==> flow/design.v <==
parameter ADD     = 4'b0000;
parameter SUB     = 4'b0001;
parameter AND     = 4'b0010;
parameter OR      = 4'b0011;
parameter XOR     = 4'b0100;
parameter NOT     = 4'b0101;
parameter MOV     = 4'b0110;
parameter NOP     = 4'b0111;
parameter LOAD    = 4'b1000;
parameter STORE   = 4'b1001;
parameter LOAD_IM = 4'b1010;
parameter BRN_Z   = 4'b1011;
parameter BRN_N   = 4'b1100;
parameter BRN_O   = 4'b1101;
parameter BRN     = 4'b1110;
module ALU  #(parameter N = 8) (
    input logic clk, arstn, rst, en,
    input logic [2:0] OP, 
    input logic signed [N-1:0] A, 
    input logic signed [N-1:0] B, 
    output logic  [2:0] ONZ,
    output logic signed [N-1:0] Result 
);
logic [2:0] temp_ONZ;
logic signed [N-1:0] temp_result;
always_comb begin
    logic Overflow;
    Overflow = 1'b0;
    case (OP)
        3'b000: begin  
            {Overflow, temp_result} = A + B;
            temp_ONZ[2] = Overflow ^ temp_result[N-1];
            temp_ONZ[1] = temp_result[N-1];
            temp_ONZ[0] = &(~temp_result);
        end
        3'b001: begin  
            {Overflow, temp_result} = A - B;
            temp_ONZ[2] = Overflow ^ temp_result[N-1];
            temp_ONZ[1] = temp_result[N-1];
            temp_ONZ[0] = &(~temp_result);
        end
        3'b010: begin  
            temp_result = A & B;
            temp_ONZ[2] = 0;
            temp_ONZ[1] = temp_result[N-1];
            temp_ONZ[0] = &(~temp_result);
        end
        3'b011: begin  
            temp_result = A | B;
            temp_ONZ[2] = 0;
            temp_ONZ[1] = temp_result[N-1];
            temp_ONZ[0] = &(~temp_result);
        end
        3'b100 : begin  
            temp_result = A ^ B;
            temp_ONZ[2] = 0;
            temp_ONZ[1] = temp_result[N-1];
            temp_ONZ[0] = &(~temp_result);
            end
        3'b101 : begin  
            {Overflow, temp_result} = A + 1;
            temp_ONZ[2] = Overflow ^ temp_result[N-1];
            temp_ONZ[1] = temp_result[N-1];
            temp_ONZ[0] = &(~temp_result);
            end
        3'b110 : begin  
            temp_result = A;
            temp_ONZ[2] = 0;
            temp_ONZ[1] = temp_result[N-1];
            temp_ONZ[0] = &(~temp_result);      
            end
        3'b111 : begin  
            temp_result = B;
            temp_ONZ[2] = 0;
            temp_ONZ[1] = temp_result[N-1];
            temp_ONZ[0] = &(~temp_result);
            end
        default: begin
            temp_ONZ = 3'h0;
            temp_result = 0;
        end
    endcase
end
always_ff @(posedge clk or negedge arstn) begin
    if (!arstn) begin
        Result <= 0;
    end
    else begin
        Result <= temp_result;
    end
end
always_ff @(posedge clk or negedge arstn) begin
    if (!arstn) begin
        ONZ <= 0;
    end 
    else if (rst) begin
        ONZ <= 0;
    end 
    else if (en) begin
        ONZ <= temp_ONZ;
    end
end
endmodule
module RF  #(parameter N = 8, parameter addressBits = 2) ( 
    input logic clk,
    input logic rst_n,
    input logic selectDestinationA,
    input logic selectDestinationB,
    input logic [1:0] selectSource,
    input logic [addressBits-1:0] writeAddress,
    input logic write_en,
    input logic [addressBits-1:0] readAddressA,
    input logic [addressBits-1:0] readAddressB,
    input logic [N-1:0] A, 
    input logic [N-1:0] B, 
    input logic [N-1:0] C, 
    output logic [N-1:0] destination1A,
    output logic [N-1:0] destination2A,
    output logic [N-1:0] destination1B,
    output logic [N-1:0] destination2B
);
    logic [N-1:0] mem [(2**addressBits)-1:0];
    logic [N-1:0] sourceData;
    logic [N-1:0] readA, readB;
    always_ff @(posedge clk, negedge rst_n) begin
        if(!rst_n) begin
            for(int i = 0; i < 2**addressBits; i++) begin
                if (i == 1) begin
                    mem[i] <= -1;
                end else begin
                    mem[i] <= 0;
                end
            end
        end else begin
            for(int i = 0; i < 2**addressBits; i++) begin
                if(write_en && writeAddress == i) begin
                    mem[i] <= sourceData;
                end
            end
        end
    end
    always_comb begin
        case (selectSource)
            2'b00: sourceData = A;
            2'b01: sourceData = B;
            2'b10: sourceData = C;
            default: sourceData = 0;
        endcase
        readA = 0;
        readB = 0;
        for(int i = 0; i < 2**addressBits; i++) begin
            if(readAddressA == i) begin
                readA = mem[i];
            end
            if(readAddressB == i) begin
                readB = mem[i];
            end
        end
        if(selectDestinationA) begin
            destination1A = 0;
            destination2A = readA;
        end else begin
            destination1A = readA;
            destination2A = 0;
        end
        if(selectDestinationB) begin
            destination1B = 0;
            destination2B = readB;
        end else begin
            destination1B = readB;
            destination2B = 0;
        end
    end
endmodule
module FSM #(
  parameter M = 4,  
  parameter N = 4,  
  parameter P = 6   
) (
  input  logic clk,
  input  logic rst_n,
  output logic ov_warning,
  output logic [  1:0] select_source,
  output logic [M-1:0] write_address,
  output logic             write_en,
  output logic [M-1:0] read_address_A, read_address_B,
  output logic select_destination_A, select_destination_B,
  output logic [N-1:0] immediate_value,
  output logic [2:0] OP,
  output logic       s_rst,
  input  logic [2:0] ONZ,
  output logic enable,
  input  logic [4+2*M-1:0] instruction_in,
  output logic              en_read_instr,
  output logic [P-1:0] read_address_instr,
  output logic SRAM_readEnable,
  output logic SRAM_writeEnable
);
parameter ADD     = 4'b0000;
parameter SUB     = 4'b0001;
parameter AND     = 4'b0010;
parameter OR      = 4'b0011;
parameter XOR     = 4'b0100;
parameter NOT     = 4'b0101;
parameter MOV     = 4'b0110;
parameter NOP     = 4'b0111;
parameter LOAD    = 4'b1000;
parameter STORE   = 4'b1001;
parameter LOAD_IM = 4'b1010;
parameter BRN_Z   = 4'b1011;
parameter BRN_N   = 4'b1100;
parameter BRN_O   = 4'b1101;
parameter BRN     = 4'b1110;
enum logic [1:0] { idle = 2'b11, fetch = 2'b00, decode = 2'b01, execute= 2'b10} state, next;
logic [  P-1:0] PC     ;
logic [  P-1:0] PC_next;
logic           ov     ;
logic           ov_reg ;
logic [2*M-1:0] offset ;
logic [3:0]       instruction_code;
logic [M-1:0]     ra, rb;
logic [2:0]       ONZ_next, ONZ_reg;
logic [4+2*M-1:0] instruction_next, instruction_reg;
assign ov_warning = ov_reg;
always @(posedge clk, negedge rst_n) begin
  if (!rst_n) begin
    state <= idle;
  end else begin
    state <= next;
  end
end
always_comb begin
  case (state)
    idle:    next = ov_reg ? idle : fetch;
    fetch:   next = decode;
    decode:  next = execute;
    execute: next = ov ? idle : fetch;
    default: next = idle;
  endcase
end
always_comb begin
  instruction_code     = 0;
  read_address_instr   = PC;
  en_read_instr        = 0;
  enable               = 0;
  read_address_A       = 0;
  read_address_B       = 0;
  OP                   = 0;
  select_destination_A = 0;
  select_destination_B = 0;
  SRAM_readEnable      = 0;
  SRAM_writeEnable     = 0;
  select_source        = 0;
  immediate_value      = 0;
  write_address        = 0;
  write_en             = 0;
  s_rst                = 0;
  PC_next              = PC;
  ONZ_next             = 0;
  ov                   = ov_reg;
  offset               = 1;
  ra                   = 0;
  rb                   = 0;
  instruction_next     = instruction_reg;
  case (state)
    idle: begin
      select_source        = 2'b00;
      write_address        = 0;
      write_en             = 1'b0;
      read_address_A       = 0;    
      read_address_B       = 0;
      select_destination_A = 1'b0;
      select_destination_B = 1'b0;
      immediate_value      = 0;
      OP                   = 3'b000;
      s_rst                = 1'b0;
      enable               = 1'b0;
      en_read_instr        = 1'b0;
      read_address_instr   = PC;
      offset               = 1;
      SRAM_readEnable      = 1'b0;
      SRAM_writeEnable     = 1'b0;
    end
    fetch: begin
      select_source        = 2'b00;
      write_address        = 0;
      write_en             = 1'b0;
      read_address_A       = 0;    
      read_address_B       = 0;
      select_destination_A = 1'b0;
      select_destination_B = 1'b0;
      immediate_value      = 0;
      OP                   = 3'b000;
      s_rst                = 1'b0;
      enable               = 1'b0;
      en_read_instr        = 1'b1;
      read_address_instr   = PC;
    end
    decode: begin 
      ONZ_next         = ONZ;
      instruction_next = instruction_in;
      instruction_code = instruction_in[4+2*M-1:2*M];
      ra               = instruction_in[2*M-1 : M];
      rb               = instruction_in[M-1:0];
      case (instruction_code)
        ADD, SUB, AND, OR, XOR     : begin
          read_address_A       = ra;    
          read_address_B       = rb;
          OP                   = instruction_code[2:0];
          enable               = 1'b1;
        end
        NOT     : begin
          read_address_A       = 1;    
          read_address_B       = rb;
          OP                   = 3'b100;
          enable               = 1'b1;
        end
        MOV     : begin
          read_address_A       = ra;    
          read_address_B       = rb;
          OP                   = 3'b111;
          enable               = 1'b1;
        end
        NOP     : begin
        end
        LOAD    : begin
          read_address_A       = ra;    
          read_address_B       = rb;
          select_destination_A = 1'b1;
          select_destination_B = 1'b1;
          SRAM_readEnable      = 1'b1;
        end
        STORE   : begin
          read_address_A       = rb;    
          read_address_B       = ra;
          select_destination_A = 1'b1;
          select_destination_B = 1'b1;
          SRAM_writeEnable     = 1'b1;
        end
        LOAD_IM : begin
          select_source        = 2'b10;
          write_address        = ra;
          write_en             = 1'b1;
          immediate_value      = $signed(rb);
        end
        BRN_Z, BRN_N, BRN_O, BRN : begin
          s_rst                = 1'b1;
        end
      endcase
    end
    execute: begin
      instruction_code = instruction_reg[4+2*M-1:2*M];
      ra               = instruction_reg[2*M-1 : M];
      rb               = instruction_reg[M-1:0];
      case (instruction_code)
        ADD, SUB, AND, OR, XOR, NOT, MOV: begin
          select_source        = 2'b00;
          write_address        = ra;
          write_en             = 1'b1;
          enable               = 1'b0;
          {ov,PC_next}         = PC+1;          
        end
        NOP     : begin
          {ov,PC_next}         = PC+1; 
        end
        LOAD    : begin
          select_source        = 2'b01;
          write_address        = ra;
          write_en             = 1'b1;
          {ov,PC_next}         = PC+1;
        end
        STORE   : begin
          {ov,PC_next}         = PC+1;
        end
        LOAD_IM : begin
          {ov,PC_next}         = PC+1;
        end
        BRN_Z   : begin
          s_rst = 0;
          if(ONZ_reg[0] == 1) 
            offset  = {ra, rb};
          else 
            offset = 1;
          if (offset[2*M-1]==1) begin
            {ov,PC_next} = PC - offset[2*M-2:0];
          end else begin
            {ov,PC_next} = PC + offset[2*M-2:0];
          end
        end
        BRN_N : begin
          s_rst = 0;
          if(ONZ_reg[1] == 1) 
            offset  = {ra, rb};
          else 
            offset = 1;
          if (offset[2*M-1]==1) begin
            {ov,PC_next} = PC - offset[2*M-2:0];
          end else begin
            {ov,PC_next} = PC + offset[2*M-2:0];
          end
        end
        BRN_O   : begin
          s_rst = 0;
          if(ONZ_reg[2] == 1) 
            offset  = {ra, rb};
          else 
            offset = 1;
          if (offset[2*M-1]==1) begin
            {ov,PC_next} = PC - offset[2*M-2:0];
          end else begin
            {ov,PC_next} = PC + offset[2*M-2:0];
          end
        end
        BRN     : begin
          s_rst  = 0;
          offset = {ra, rb};
          if (offset[2*M-1]==1) begin
            {ov,PC_next} = PC - offset[2*M-2:0];
          end else begin
            {ov,PC_next} = PC + offset[2*M-2:0];
          end
        end
      endcase
    end
  endcase
end
always_ff @(posedge clk, negedge rst_n) begin
  if (!rst_n) begin
    instruction_reg <= 0;
    ONZ_reg         <= 0;
    ov_reg          <= 0;
    PC              <= 0;
  end else begin
    instruction_reg <= instruction_next;
    ONZ_reg         <= ONZ_next;
    ov_reg          <= ov;
    PC              <= PC_next;
  end
end
endmodule
module microprocessor #(parameter N = 8, ROM_addressBits = 6, RF_addressBits = 3) (
  input  logic                           clk             ,
  input  logic                           rst_n           ,
  input  logic [ 3+2*(RF_addressBits):0] ROM_data        ,
  input  logic [                  N-1:0] SRAM_data       ,
  output logic                           overflowPC      ,
  output logic                           ROM_readEnable  ,
  output logic                           SRAM_readEnable ,
  output logic                           SRAM_writeEnable,
  output logic [    ROM_addressBits-1:0] ROM_address     ,
  output logic [(2**RF_addressBits)-1:0] SRAM_address    ,
  output logic [                  N-1:0] SRAM_data_in
);
  logic RF_selectDestA, RF_selectDestB, RF_writeEnable;
  logic [1:0] RF_selectSource;
  logic [RF_addressBits-1:0] RF_writeAddress, RF_readAddressA, RF_readAddressB;
  logic [N-1:0] RF_AluRes, RF_Im, RF_destAluA, RF_destAluB;
  RF #(.N(N), .addressBits(RF_addressBits)) rf (
    clk,
    rst_n,
    RF_selectDestA,
    RF_selectDestB,
    RF_selectSource,
    RF_writeAddress,
    RF_writeEnable,
    RF_readAddressA,
    RF_readAddressB,
    RF_AluRes, SRAM_data, RF_Im,
    RF_destAluA, SRAM_data_in, RF_destAluB, SRAM_address);
  logic ALU_rst, ALU_en;
  logic [2:0] ALU_OP, ALU_ONZ;
  ALU #(N) alu (
    clk,
    rst_n,
    ALU_rst,
    ALU_en,
    ALU_OP,
    RF_destAluA,
    RF_destAluB,
    ALU_ONZ,
    RF_AluRes
  );
  FSM #(.N(N), .M(RF_addressBits), .P(ROM_addressBits)) fsm (
    clk,
    rst_n,
    overflowPC,
    RF_selectSource,
    RF_writeAddress,
    RF_writeEnable,
    RF_readAddressA,
    RF_readAddressB,
    RF_selectDestA,
    RF_selectDestB,
    RF_Im,
    ALU_OP,
    ALU_rst,
    ALU_ONZ,
    ALU_en,
    ROM_data,
    ROM_readEnable,
    ROM_address,
    SRAM_readEnable,
    SRAM_writeEnable
  );
endmodule
Step by step through the tools: microprocessor --
Tool output for the design above, in the order of the flow. Lines are those of the file above, counted from 1. Library cell names are shortened. The mark - stands for no value.
Set-up: design top microprocessor, clock port clk, library sky130hd, corner tt_025C_1v80

Elaborated design --
Counts by Yosys on the flattened word-level netlist (proc, flatten, opt, wreduce). Print and check cells are left out. Cells with the same type and inputs are merged into one.
Cells by class: add/sub/neg operators 12, equality and inequality tests 61, mux-type cells 78, bitwise gates (word level) 15, reduce/logical cells 40
Operators with widths (count):
- 8-bit 2-to-1 mux | 21
- 6-bit 2-to-1 mux | 11
- 8-bit inverter | 8
- 8-bit AND reduction | 8
- 8-bit case mux with 8-bit select | 1
- 4-bit == test (second input constant) | 14
- 3-bit == test (second input constant) | 16
- 6-bit case mux with 5-bit select | 1
- 3-bit case mux with 2-bit select | 5
- 4-bit by 3-bit == test with 1-bit output (second input constant) | 7
- 6-bit by 5-bit adder with 7-bit output | 4
- 6-bit by 5-bit subtractor with 7-bit output | 4
- 7-bit 2-to-1 mux | 4
- 3-bit case mux with 3-bit select | 3
- 3-bit by 2-bit == test with 1-bit output (second input constant) | 8
- 8-bit case mux with 3-bit select | 1
- 4-bit by 2-bit == test with 1-bit output (second input constant) | 4
- 8-bit OR reduction | 2
- 8-bit case mux with 2-bit select | 1
- 1-bit case mux with 8-bit select | 2
- 7-bit OR reduction | 2
- 1-bit case mux with 2-bit select | 7
- 3-bit by 1-bit == test with 1-bit output (second input constant) | 4
- 3-bit logical NOT | 4
- 3-bit 2-to-1 mux | 4
- 11-bit OR reduction | 1
- 5-bit OR reduction | 2
- 10-bit 2-to-1 mux | 1
Not listed: further kinds 28, cells in them 56.
Word-level totals: register bits after elaboration 97, output and inout bits 26, elaborated cells 221

Depth --
Longest topological path by Yosys (ltp), each cell counted once; first at word level (registers and memories cut), then after technology mapping (sequential cells cut; the memories' decode and read muxes count).
Depth: depth in word-level cells 20, ABC_AREA 1, mapped depth 31, mapped depth without buffers 30

After synthesis --
The flow's flattened synthesis, as Yosys stat reports it; memories are mapped. The netlist is that of the ABC_AREA named above (0 if unset); the other value can give another one. Totals and module areas in this step are rounded.
Cells by type:
- dfrtp_1 | count 90, area in all 2252.16 um^2
- nand2_1 | count 277, area in all 1.04E+03 um^2
- inv_1 | count 183, area in all 686.909 um^2
- ha_1 | count 53, area in all 663.136 um^2
- nor2_1 | count 139, area in all 521.75 um^2
- a21oi_1 | count 82, area in all 410.394 um^2
- o21ai_0 | count 78, area in all 390.374 um^2
- dfstp_2 | count 9, area in all 236.477 um^2
- xor2_1 | count 24, area in all 210.202 um^2
- nand3_1 | count 37, area in all 185.178 um^2
- o2111ai_1 | count 15, area in all 131.376 um^2
- fa_1 | count 6, area in all 120.115 um^2
- nand4_1 | count 18, area in all 112.608 um^2
- o21a_1 | count 13, area in all 97.594 um^2
- nor3_1 | count 17, area in all 85.082 um^2
- nor2_4 | count 7, area in all 78.826 um^2
- nand3_2 | count 7, area in all 70.067 um^2
- nand2_2 | count 10, area in all 62.56 um^2
Other cell types: 37; their cells: 137.
Mapped netlist: standard cells after synthesis 1202, cell area after synthesis 8400 um^2, mapped flip-flops 99

Worst setup path after synthesis --
Source: OpenSTA report_checks on the synthesized netlist (no wires, ideal clock, input and output delay 20% of the period each), path of least setup slack; recovery checks are left aside. Register names are those of the netlist, which keeps one name where synthesis merged equal registers.
Path post-synthesis: path kind in2reg, start input ROM_data[6], end register alu.ONZ[0], clock period 6.0 ns, library setup time 0.117 ns, data arrival time 4.462 ns, data required time 5.883 ns, slack 1.421 ns, path delay 3.379 ns, driving pins on the path 30, buffers on the path 1, synthesis period reached 4.579 ns
"path delay" is the arrival time less input delay plus setup time. "driving pins on the path" counts driving pins, that of a launching flip-flop among them; a cell with two outputs on the path counts twice. "synthesis period reached" is the clock period less the worst setup slack; recovery checks do not enter. This is arithmetic on one report: input and output delays are still those of the set period (20% each). The rows between start and end are the longest chain of elaborated cells between them; the timing report does not say that the signal goes this way. Where chains are equally long, one stands for them. A line is the first line of the expression or statement that the cell stems from. Yosys adds cells for indexed reads and writes and turns some case tables into memories. At most two assigning lines are given for a register; there are more.
On the way, post-synthesis: cells stage by stage buf_4 -> inv_2 -> nor2_1 -> nand2_2 -> o21ai_0 -> o21ai_1 -> nor2_1 -> nand2_1 -> o211ai_1 -> o21ai_0 -> nand3_1 -> a21oi_1 -> nand2_1 -> nand2_1 -> nor2_1 -> inv_1 -> ha_1 -> nor2_1 -> o21ai_0 -> nand2_1 -> a21oi_1 -> o21bai_1 -> a21oi_1 -> o21bai_1 -> xor2_1 -> nor2_1 -> a21oi_1 -> nand2_1 -> nand2_1 -> nand2_1, length of the longest elaborated chain 20, elaborated cells between the ends (all ways) 99, those cells by class 3 x add/sub; 33 x eq/ne; 33 x mux; 11 x logic; 19 x reduce/logical
RTL lines, path post-synthesis:
- start, declared | line 444 | input  logic [ 3+2*(RF_addressBits):0] ROM_data        ,
- 4-bit == test | line 305 | case (instruction_code)
- 7-bit OR reduction
- 3-bit case mux with 3-bit select | line 305
- 3-bit case mux with 2-bit select | line 265 | case (state)
- 3-bit logical NOT | line 152 | if(readAddressA == i) begin
- 8-bit 2-to-1 mux (8 in a row) | line 152
- 8-bit 2-to-1 mux | line 159 | if(selectDestinationA) begin
- 8-bit by 2-bit adder with 9-bit output | line 61 | {Overflow, temp_result} = A + 1;
- 8-bit inverter | line 64 | temp_ONZ[0] = &(~temp_result);
- 8-bit AND reduction | line 64
- 1-bit case mux with 8-bit select | line 29 | case (OP)
- 3-bit 2-to-1 mux | line 99 | else if (en) begin
- 3-bit 2-to-1 mux | line 96 | else if (rst) begin
- end, assigned | line 97 | ONZ <= 0;
- end, assigned | line 100 | ONZ <= temp_ONZ;
- end, declared | line 21 | output logic  [2:0] ONZ,

Timing after layout --
Path of least setup slack in the final report of run 1 (OpenROAD, finished layout, wires in). Where an end is a register, its clock arrival counts in the times.
Path post-layout: path kind in2out, start input ROM_data[6], end output SRAM_data_in[6], clock period 8.25 ns, external output delay 1.65 ns, data arrival time 4.84 ns, data required time 6.60 ns, slack 1.76 ns, driving pins on the path 14, buffers on the path 2
The rows between start and end are the longest chain of elaborated cells between them; the timing report does not say that the signal goes this way. Where chains are equally long, one stands for them.
On the way, post-layout: cells stage by stage clkdlybuf4s50_1 -> inv_2 -> nor2_1 -> nand2_2 -> o21ai_0 -> o21ai_1 -> nor2_1 -> inv_1 -> nor2_1 -> inv_1 -> o2111ai_1 -> nand2_1 -> inv_1 -> clkdlybuf4s50_1, length of the longest elaborated chain 14, elaborated cells between the ends (all ways) 32, those cells by class 15 x eq/ne; 13 x mux; 4 x reduce/logical
RTL lines, path post-layout:
- start, declared | line 444 | input  logic [ 3+2*(RF_addressBits):0] ROM_data        ,
- 4-bit == test | line 305 | case (instruction_code)
- 7-bit OR reduction
- 3-bit case mux with 3-bit select | line 305
- 3-bit case mux with 2-bit select | line 265 | case (state)
- 3-bit logical NOT | line 152 | if(readAddressA == i) begin
- 8-bit 2-to-1 mux (8 in a row) | line 152
- 8-bit 2-to-1 mux | line 159 | if(selectDestinationA) begin
- end, declared | line 452 | output logic [                  N-1:0] SRAM_data_in

Lab notebook: microprocessor

Module microprocessor, platform sky130hd: 6 stored runs of the flow (Yosys, OpenROAD) with differing settings, in no particular order. Input and output delays are each 20% of the period that was set; the output load is 0.01 pF.
"achieved clock period" means the clock period less the worst setup slack. The figure is calculated, with input and output delays left at 20% of the set period.
"worst setup path time" is the time allowed to the run's worst setup path (the clock period less input and output delay, where it has them) less its slack. Clock arrival times count: a late capture clock shortens it, a late launch clock lengthens it.
"power" rests on the timing tool's default activity at the inputs, not on a simulated workload.
Values from the reports are rounded here.
[run 1] settings: ABC_AREA=1, CAP_MARGIN=20, CELL_PAD_IN_SITES_GLOBAL_PLACEMENT=0, CORE_ASPECT_RATIO=0.81, CORE_MARGIN=10, CORE_UTILIZATION=32, CTS_CLUSTER_DIAMETER=122, GPL_ROUTABILITY_DRIVEN=0, GPL_TIMING_DRIVEN=1, PLACE_DENSITY=0.82, period_ns=8.25, SLEW_MARGIN=20
[run 1] result: chip area after synthesis (Yosys) 8400 um^2, die area 33000 um^2, standard-cell area of the final layout 9500 um^2, utilization 37 %, worst setup slack after layout 1.8 ns, total negative slack 0.000 ns, worst hold slack 0.41 ns, power 1.9 mW, achieved clock period 6.486 ns, worst setup path time 3.19 ns, worst setup path kind in2out
[run 2] settings: ABC_AREA=0, CELL_PAD_IN_SITES_DETAIL_PLACEMENT=0, CORE_UTILIZATION=51, CTS_CLUSTER_DIAMETER=207, CTS_CLUSTER_SIZE=82, MAX_ROUTING_LAYER=met4, PLACE_DENSITY=0.45, TNS_END_PERCENT=80, period_ns=9.41, CAP_MARGIN=20, CORE_MARGIN=2, SLEW_MARGIN=20
[run 2] result: chip area after synthesis (Yosys) 8500 um^2, die area 18000 um^2, standard-cell area of the final layout 9400 um^2, utilization 57 %, worst setup slack after layout 1.4 ns, total negative slack 0.000 ns, worst hold slack 0.44 ns, power 1.5 mW, achieved clock period 8.011 ns, worst setup path time 4.25 ns, worst setup path kind in2out
[run 3] settings: ABC_AREA=0, CELL_PAD_IN_SITES_DETAIL_PLACEMENT=1, CELL_PAD_IN_SITES_GLOBAL_PLACEMENT=2, CORE_ASPECT_RATIO=1.35, CORE_MARGIN=6, CORE_UTILIZATION=23, CTS_CLUSTER_DIAMETER=187, CTS_CLUSTER_SIZE=77, HOLD_SLACK_MARGIN=0.03, MIN_ROUTING_LAYER=met2, PLACE_DENSITY=0.81, SLEW_MARGIN=40, TNS_END_PERCENT=45, period_ns=6.0, CAP_MARGIN=20
[run 3] result: chip area after synthesis (Yosys) 8500 um^2, die area 42000 um^2, standard-cell area of the final layout 11000 um^2, utilization 30 %, worst setup slack after layout 0.089 ns, total negative slack 0.000 ns, worst hold slack 0.48 ns, power 2.7 mW, achieved clock period 5.911 ns, worst setup path time 3.51 ns, worst setup path kind in2out
[run 4] settings: CORE_UTILIZATION=40, period_ns=5.85, CAP_MARGIN=20, CORE_MARGIN=2, SLEW_MARGIN=20
[run 4] result: chip area after synthesis (Yosys) 8500 um^2, die area 23000 um^2, standard-cell area of the final layout 10000 um^2, utilization 48 %, worst setup slack after layout 0.13 ns, total negative slack 0.000 ns, worst hold slack 0.44 ns, power 2.6 mW, achieved clock period 5.724 ns, worst setup path time 3.38 ns, worst setup path kind in2out
[run 5] settings: CORE_UTILIZATION=31, GPL_ROUTABILITY_DRIVEN=0, GPL_TIMING_DRIVEN=0, PLACE_DENSITY_LB_ADDON=0.04, SLEW_MARGIN=30, TNS_END_PERCENT=70, period_ns=6.2, CAP_MARGIN=20, CORE_MARGIN=2
[run 5] result: chip area after synthesis (Yosys) 8500 um^2, die area 29000 um^2, standard-cell area of the final layout 9900 um^2, utilization 37 %, worst setup slack after layout 0.15 ns, total negative slack 0.000 ns, worst hold slack 0.44 ns, power 2.4 mW, achieved clock period 6.048 ns, worst setup path time 3.57 ns, worst setup path kind in2out
[run 6] settings: CELL_PAD_IN_SITES_DETAIL_PLACEMENT=1, CORE_ASPECT_RATIO=1.83, CORE_UTILIZATION=26, CTS_CLUSTER_SIZE=76, PLACE_DENSITY_LB_ADDON=0.14, SLEW_MARGIN=40, period_ns=6.0, CAP_MARGIN=20, CORE_MARGIN=2
[run 6] result: chip area after synthesis (Yosys) 8500 um^2, die area 34000 um^2, standard-cell area of the final layout 11000 um^2, utilization 33 %, worst setup slack after layout 0.14 ns, total negative slack 0.000 ns, worst hold slack 0.47 ns, power 2.6 mW, achieved clock period 5.855 ns, worst setup path time 3.46 ns, worst setup path kind in2out
